==> flow/design.v <==
module joinC #(parameter N = 5)(
	input [N - 1 : 0] valid_in,
	output reg  [N - 1 : 0] ready_in,
	output valid_out,
	input ready_out
);
	assign valid_out = &valid_in; 
	reg[N - 1 : 0] singleValid;
	integer i, j;
	always @(*)begin
		for(i = 0; i < N; i = i + 1)begin
			singleValid[i] = 1;
			for(j = 0; j < N; j = j + 1)
				if(i != j)
					singleValid[i] = singleValid[i] & valid_in[j];
		end
		for(i = 0; i < N; i = i + 1)begin
			ready_in[i] = singleValid[i] & ready_out;
		end
	end
endmodule
module OEHB #(parameter INPUTS = 1,
		parameter OUTPUTS = 1,
		parameter DATA_IN_SIZE = 32,
		parameter DATA_OUT_SIZE = 32)
	(
		input clk,
		input rst,
		input [INPUTS * (DATA_IN_SIZE)- 1 : 0]data_in_bus,
		input [INPUTS - 1 : 0]valid_in_bus,
		output [INPUTS - 1 : 0] ready_in_bus,
		output [OUTPUTS * (DATA_OUT_SIZE) - 1 : 0]data_out_bus,
		output reg [OUTPUTS - 1 : 0]valid_out_bus,
		input 	[OUTPUTS - 1 : 0] ready_out_bus
);
	wire reg_en;
	reg [DATA_IN_SIZE - 1 : 0] data_reg;
	always@(posedge clk, posedge rst)
		if(rst)
			valid_out_bus[0] <= 0;
		else
			valid_out_bus[0] <= valid_in_bus[0] | ~ready_in_bus[0];
	always@(posedge clk, posedge rst)
		if(rst)
			data_reg <= 0;
		else if(reg_en)
			data_reg <= data_in_bus[0 * DATA_IN_SIZE +: DATA_IN_SIZE];
	assign data_out_bus[0 * DATA_OUT_SIZE +: DATA_OUT_SIZE] = data_reg;
	assign ready_in_bus[0] = ~valid_out_bus[0] | ready_out_bus[0];
	assign reg_en = ready_in_bus[0] & valid_in_bus[0];
endmodule
module delay_buffer #(parameter SIZE = 32) (
	input clk, rst,
	input valid_in, ready_in,
	output valid_out
);
	reg [SIZE - 1 : 0] shift_reg;
	always @(posedge clk)begin
		if(ready_in | rst)
			shift_reg[0] <= valid_in;
	end
	always @(posedge clk)begin
		if(rst)
			shift_reg[SIZE - 1 : 1] <= 0;
		else if(ready_in)
			shift_reg[SIZE - 1 : 1] <= shift_reg[SIZE - 2 : 0];
	end
	assign valid_out = shift_reg[SIZE - 1];
endmodule
module mul_4_stage (
	input clk, ce,
	input[31 : 0] a,
	input [31 : 0] b,
	output [31 : 0] p
);
	reg [31 : 0] a_reg, b_reg, q0, q1, q2;
	wire [63 : 0] mul_wire;
	assign mul_wire = a_reg * b_reg;
	wire [31 : 0] mul;
	assign mul = mul_wire[31 : 0];
	always @(posedge clk)
		if(ce)begin
			a_reg <= a;
			b_reg <= b;
			q0 <= mul;
			q1 <= q0;
			q2 <= q1;
		end
	assign p = q2;
endmodule
module mul_op #(parameter INPUTS = 2,
		parameter OUTPUTS = 1,
		parameter DATA_IN_SIZE = 32,
		parameter DATA_OUT_SIZE = 32)
		(
		input clk,
		input rst,
		input [INPUTS * (DATA_IN_SIZE)- 1 : 0]data_in_bus,
		input [INPUTS - 1 : 0]valid_in_bus,
		output [INPUTS - 1 : 0] ready_in_bus,
		output [OUTPUTS * (DATA_OUT_SIZE) - 1 : 0]data_out_bus,
		output [OUTPUTS - 1 : 0]valid_out_bus,
		input 	[OUTPUTS - 1 : 0] ready_out_bus
);
	localparam LATENCY = 4;
	wire [2 * DATA_OUT_SIZE - 1 : 0] temp_result;
	wire join_valid;
	wire buff_valid, oehb_valid, oehb_ready;
	wire oehb_dataOut, oehb_datain;
	joinC #(.N(INPUTS)) add_fork(.valid_in(valid_in_bus), .ready_in(ready_in_bus), .valid_out(join_valid), .ready_out(oehb_ready));
	mul_4_stage multiply_unit (.clk(clk), .ce(oehb_ready), .a(data_in_bus[0 * DATA_IN_SIZE +: DATA_IN_SIZE]), .b(data_in_bus[1 * DATA_IN_SIZE +: DATA_IN_SIZE]), .p(data_out_bus[0 * DATA_OUT_SIZE +: DATA_OUT_SIZE]));
	delay_buffer #(.SIZE(LATENCY - 1))delay_buff(.clk(clk), .rst(rst), .valid_in(join_valid), .ready_in(oehb_ready), .valid_out(buff_valid));
	OEHB #(.INPUTS(1), .OUTPUTS(1), .DATA_IN_SIZE(1), .DATA_OUT_SIZE(1)) oehb_buffer (.clk(clk), .rst(rst),
										 .data_in_bus(1'b0), .valid_in_bus(buff_valid), .ready_in_bus(oehb_ready),
										 .data_out_bus(oehb_dataOut), .valid_out_bus(valid_out_bus[0]), .ready_out_bus(ready_out_bus[0]));
endmodule
[Reports on mul_op]
The steps from the RTL of mul_op to its reports follow in flow order.
Line numbers count from 1 in the design file above.
Library cell names are shortened.
The mark n/a stands for no value.
Design
  top module: mul_op
  clock: clk
  standard-cell library: sky130hd
  corner: tt_025C_1v80

[Word-level counts]
Source: Yosys, flattened and elaborated, memories not mapped. Widths are those after wreduce; folded enables and synchronous resets count as part of the registers. Registers that Yosys merges into a memory's read port (data or address) are not register bits. Print and check cells do not count. Equal cells are merged and count once.
Word-level totals
  elaborated cells: 17
  output and inout port bits: 35
  register bits: 164
  bits of input ports: 69
Operators by class
  bitwise gates (word level): 7
  multipliers: 1
  reduce/logical cells: 1
Operator list (number)
  multiplier 32 x 32 -> 32 bit: 1
  OR 1 bit: 3
  AND 1 bit: 2
  inverter 1 bit: 2
  AND reduction 2 bit: 1

[Logic depth]
Depth = most cells in a row (Yosys ltp): at word level without a register or memory, in the mapped netlist without a sequential cell, where the memories' decode and read muxes count.
Logic depth
  depth after elaboration: 4
  ABC_AREA: 1
  mapped depth: 31
  gate-level depth less buffers: 29

[Synthesis result]
The flow's flattened synthesis, as Yosys stat reports it; memories are mapped. The netlist is that of the ABC_AREA named above (0 if unset); the other value can give another one.
The area totals of this step are shown rounded.
Cells by type
  fa_1: number 408, area in all 8.17E+03 um2
  edfxtp_1: number 161, area in all 4.83E+03 um2
  inv_1: number 807, area in all 3.03E+03 um2
  nand2_1: number 721, area in all 2.71E+03 um2
  ha_1: number 123, area in all 1.54E+03 um2
  clkbuf_1: number 72, area in all 270.259 um2
  nand3_1: number 43, area in all 215.206 um2
  xor2_1: number 21, area in all 183.926 um2
  a21oi_1: number 28, area in all 140.134 um2
  buf_2: number 22, area in all 110.106 um2
  nor2_1: number 28, area in all 105.101 um2
  xnor2_1: number 11, area in all 96.342 um2
  nand3b_1: number 8, area in all 60.058 um2
  o21ai_0: number 12, area in all 60.058 um2
  nand4_1: number 8, area in all 50.048 um2
  buf_4: number 6, area in all 45.043 um2
  dfxtp_1: number 2, area in all 40.038 um2
  a21o_1: number 5, area in all 37.536 um2
Other cell types: 20; their cells: 32.
Synthesis totals
  buffer cells: 106
  chip area (Yosys): 21900 um2
  mapped flip-flops: 164
  sequential area: 4900 um2
  mapped cells: 2518

[Worst setup path after synthesis]
Path of least setup slack by OpenSTA after synthesis, without wires, with an ideal clock, recovery checks aside; 20% of the period is set as input and as output delay. Where synthesis merged equal registers, the netlist keeps one of their names.
Timing path after synthesis
  path kind: reg2reg
  start point: reg multiply_unit.b_reg[2]
  end point: reg multiply_unit.q0[31]
  setup slack: 1.456 ns
  library setup time: 0.252 ns
  stages on the path: 30
  launch time at the first pin: 0.000 ns
  arrival time: 6.292 ns
  path delay: 6.544 ns
  data required time: 7.748 ns
  buffers on the path: 2
  clock period: 8.0 ns
  synthesis period reached: 6.544 ns
"path delay" is the arrival time less input delay plus setup time.
"stages on the path" counts driving pins, that of a launching flip-flop among them; a cell with two outputs on the path counts twice.
"synthesis period reached" is the clock period less the worst setup slack; recovery checks do not enter. This is arithmetic on one report: input and output delays are still those of the set period (20% each).
The rows between start and end are the longest chain of elaborated cells between them; the timing report does not say that the signal goes this way. Where chains are equally long, one stands for them.
A line is the first line of the expression or statement that the cell stems from. Yosys adds cells for indexed reads and writes and turns some case tables into memories.
On the way, after synthesis
  path through: edfxtp_1 clkbuf_1 buf_1 nand2_1 inv_1 fa_1 inv_1 fa_1 fa_1 fa_1 inv_1 fa_1 inv_1 fa_1 inv_1 fa_1 fa_1 ha_1 nand2_1 nor2_1 and3_1 nand4_1 nand3_1 nand2_1 nand2_1 nand3_1 nand2_1 inv_1 nand2_1 nand2_1
  cells in the longest elaborated chain: 1
  elaborated cells between the ends (all ways): 1
  source lines of those cells: 1
  classes of those cells: 1 x mul
RTL lines, path after synthesis
  start, declared: line 76  | reg [31 : 0] a_reg, b_reg, q0, q1, q2;
  start, assigned: line 84  | b_reg <= b;
  multiplier 32 x 32 -> 32 bit: line 78  | assign mul_wire = a_reg * b_reg;
  end, assigned: line 85  | q0 <= mul;
  end, declared: line 76

[Timing after layout]
Path of least setup slack in the final report of flow run A (OpenROAD, finished layout, wires in). Where an end is a register, its clock arrival counts in the times.
Timing path after layout
  path kind: reg2reg
  start point: reg multiply_unit.b_reg[4]
  end point: reg multiply_unit.q0[28]
  data required time: 7.26 ns
  arrival time: 7.11 ns
  library setup time: 0.24 ns
  launch time at the first pin: 0.50 ns
  clock period: 7.01 ns
  setup slack: 0.15 ns
  stages on the path: 21
  buffers on the path: 1
The rows between start and end are the longest chain of elaborated cells between them; the timing report does not say that the signal goes this way. Where chains are equally long, one stands for them.
On the way, after layout
  path through: edfxtp_1 buf_4 nand2_1 inv_1 fa_1 fa_1 fa_1 inv_1 fa_1 fa_1 fa_1 fa_1 fa_1 inv_1 ha_1 nand2_1 nor2_1 nand2_1 or2_2 nand4_1 nand2_1
  cells in the longest elaborated chain: 1
  elaborated cells between the ends (all ways): 1
  source lines of those cells: 1
  classes of those cells: 1 x mul
RTL lines, path after layout
  start, declared: line 76  | reg [31 : 0] a_reg, b_reg, q0, q1, q2;
  start, assigned: line 84  | b_reg <= b;
  multiplier 32 x 32 -> 32 bit: line 78  | assign mul_wire = a_reg * b_reg;
  end, assigned: line 85  | q0 <= mul;
  end, declared: line 76

--- measured runs ---
Record of 5 stored runs of the RTL-to-layout flow on mul_op, platform sky130hd. The runs are unordered. Constraints: input delay and output delay 20% of the set period each, output load 0.01 pF.
"period reached": clock period set for the run, less the worst setup slack. It is reckoned from that one timing run; input and output delays stay at 20% of the period that was set.
"critical path time" = time allowed to the worst setup path (clock period - input delay - output delay, where it has them) - its slack; a late launch clock adds to it, a late capture clock takes from it.
Measured values are rounded.

==> flow run A: settings <==
{ "ABC_AREA": 1, "CELL_PAD_IN_SITES_DETAIL_PLACEMENT": 1, "CORE_ASPECT_RATIO": 1.09, "CORE_MARGIN": 9, "HOLD_SLACK_MARGIN": 0.26, "MAX_ROUTING_LAYER": "met4", "SLEW_MARGIN": 30, "period_ns": 7.01, "CAP_MARGIN": 20, "CORE_UTILIZATION": 40 }
==> flow run A: results <==
synthesized cell area: 21900 um2
die footprint: 63600 um2
standard-cell area after routing: 24900 um2
post-layout utilization: 45.9%
worst setup slack after layout: 0.149 ns
total negative slack: 0.000 ns
worst hold slack in the final report: 0.418 ns
period reached: 6.861 ns
critical path time: 6.86 ns
critical path kind: reg2reg

==> flow run B: settings <==
{ "period_ns": 7.52, "CAP_MARGIN": 20, "CORE_MARGIN": 2, "CORE_UTILIZATION": 40, "SLEW_MARGIN": 20 }
==> flow run B: results <==
synthesized cell area: 20800 um2
die footprint: 53800 um2
standard-cell area after routing: 23300 um2
post-layout utilization: 45.4%
worst setup slack after layout: 0.373 ns
total negative slack: 0.000 ns
worst hold slack in the final report: 0.413 ns
period reached: 7.147 ns
critical path time: 7.15 ns
critical path kind: reg2reg

==> flow run C: settings <==
{ "CAP_MARGIN": 5, "CELL_PAD_IN_SITES_GLOBAL_PLACEMENT": 1, "CORE_ASPECT_RATIO": 1.72, "CORE_MARGIN": 7, "CORE_UTILIZATION": 17, "CTS_CLUSTER_SIZE": 46, "GPL_TIMING_DRIVEN": 0, "MIN_ROUTING_LAYER": "met1", "PLACE_DENSITY_LB_ADDON": 0.05, "SETUP_SLACK_MARGIN": 1.94, "period_ns": 12.9, "SLEW_MARGIN": 20 }
==> flow run C: results <==
synthesized cell area: 20800 um2
die footprint: 133000 um2
standard-cell area after routing: 24600 um2
post-layout utilization: 20.2%
worst setup slack after layout: 4.33 ns
total negative slack: 0.000 ns
worst hold slack in the final report: 0.420 ns
period reached: 8.571 ns
critical path time: 8.57 ns
critical path kind: reg2reg

==> flow run D: settings <==
{ "ABC_AREA": 1, "CELL_PAD_IN_SITES_DETAIL_PLACEMENT": 1, "CORE_ASPECT_RATIO": 1.13, "CORE_MARGIN": 2, "GPL_ROUTABILITY_DRIVEN": 1, "GPL_TIMING_DRIVEN": 0, "MAX_ROUTING_LAYER": "met4", "SLEW_MARGIN": 30, "period_ns": 7.01, "CAP_MARGIN": 20, "CORE_UTILIZATION": 40 }
==> flow run D: results <==
synthesized cell area: 21900 um2
die footprint: 56700 um2
standard-cell area after routing: 25200 um2
post-layout utilization: 46.4%
worst setup slack after layout: 0.153 ns
total negative slack: 0.000 ns
worst hold slack in the final report: 0.417 ns
period reached: 6.857 ns
critical path time: 6.86 ns
critical path kind: reg2reg

==> flow run E: settings <==
{ "CORE_UTILIZATION": 57, "period_ns": 7.52, "CAP_MARGIN": 20, "CORE_MARGIN": 2, "SLEW_MARGIN": 20 }
==> flow run E: results <==
synthesized cell area: 20800 um2
die footprint: 38000 um2
standard-cell area after routing: 23200 um2
post-layout utilization: 64.8%
worst setup slack after layout: 0.321 ns
total negative slack: 0.000 ns
worst hold slack in the final report: 0.413 ns
period reached: 7.199 ns
critical path time: 7.20 ns
critical path kind: reg2reg
--- end ---
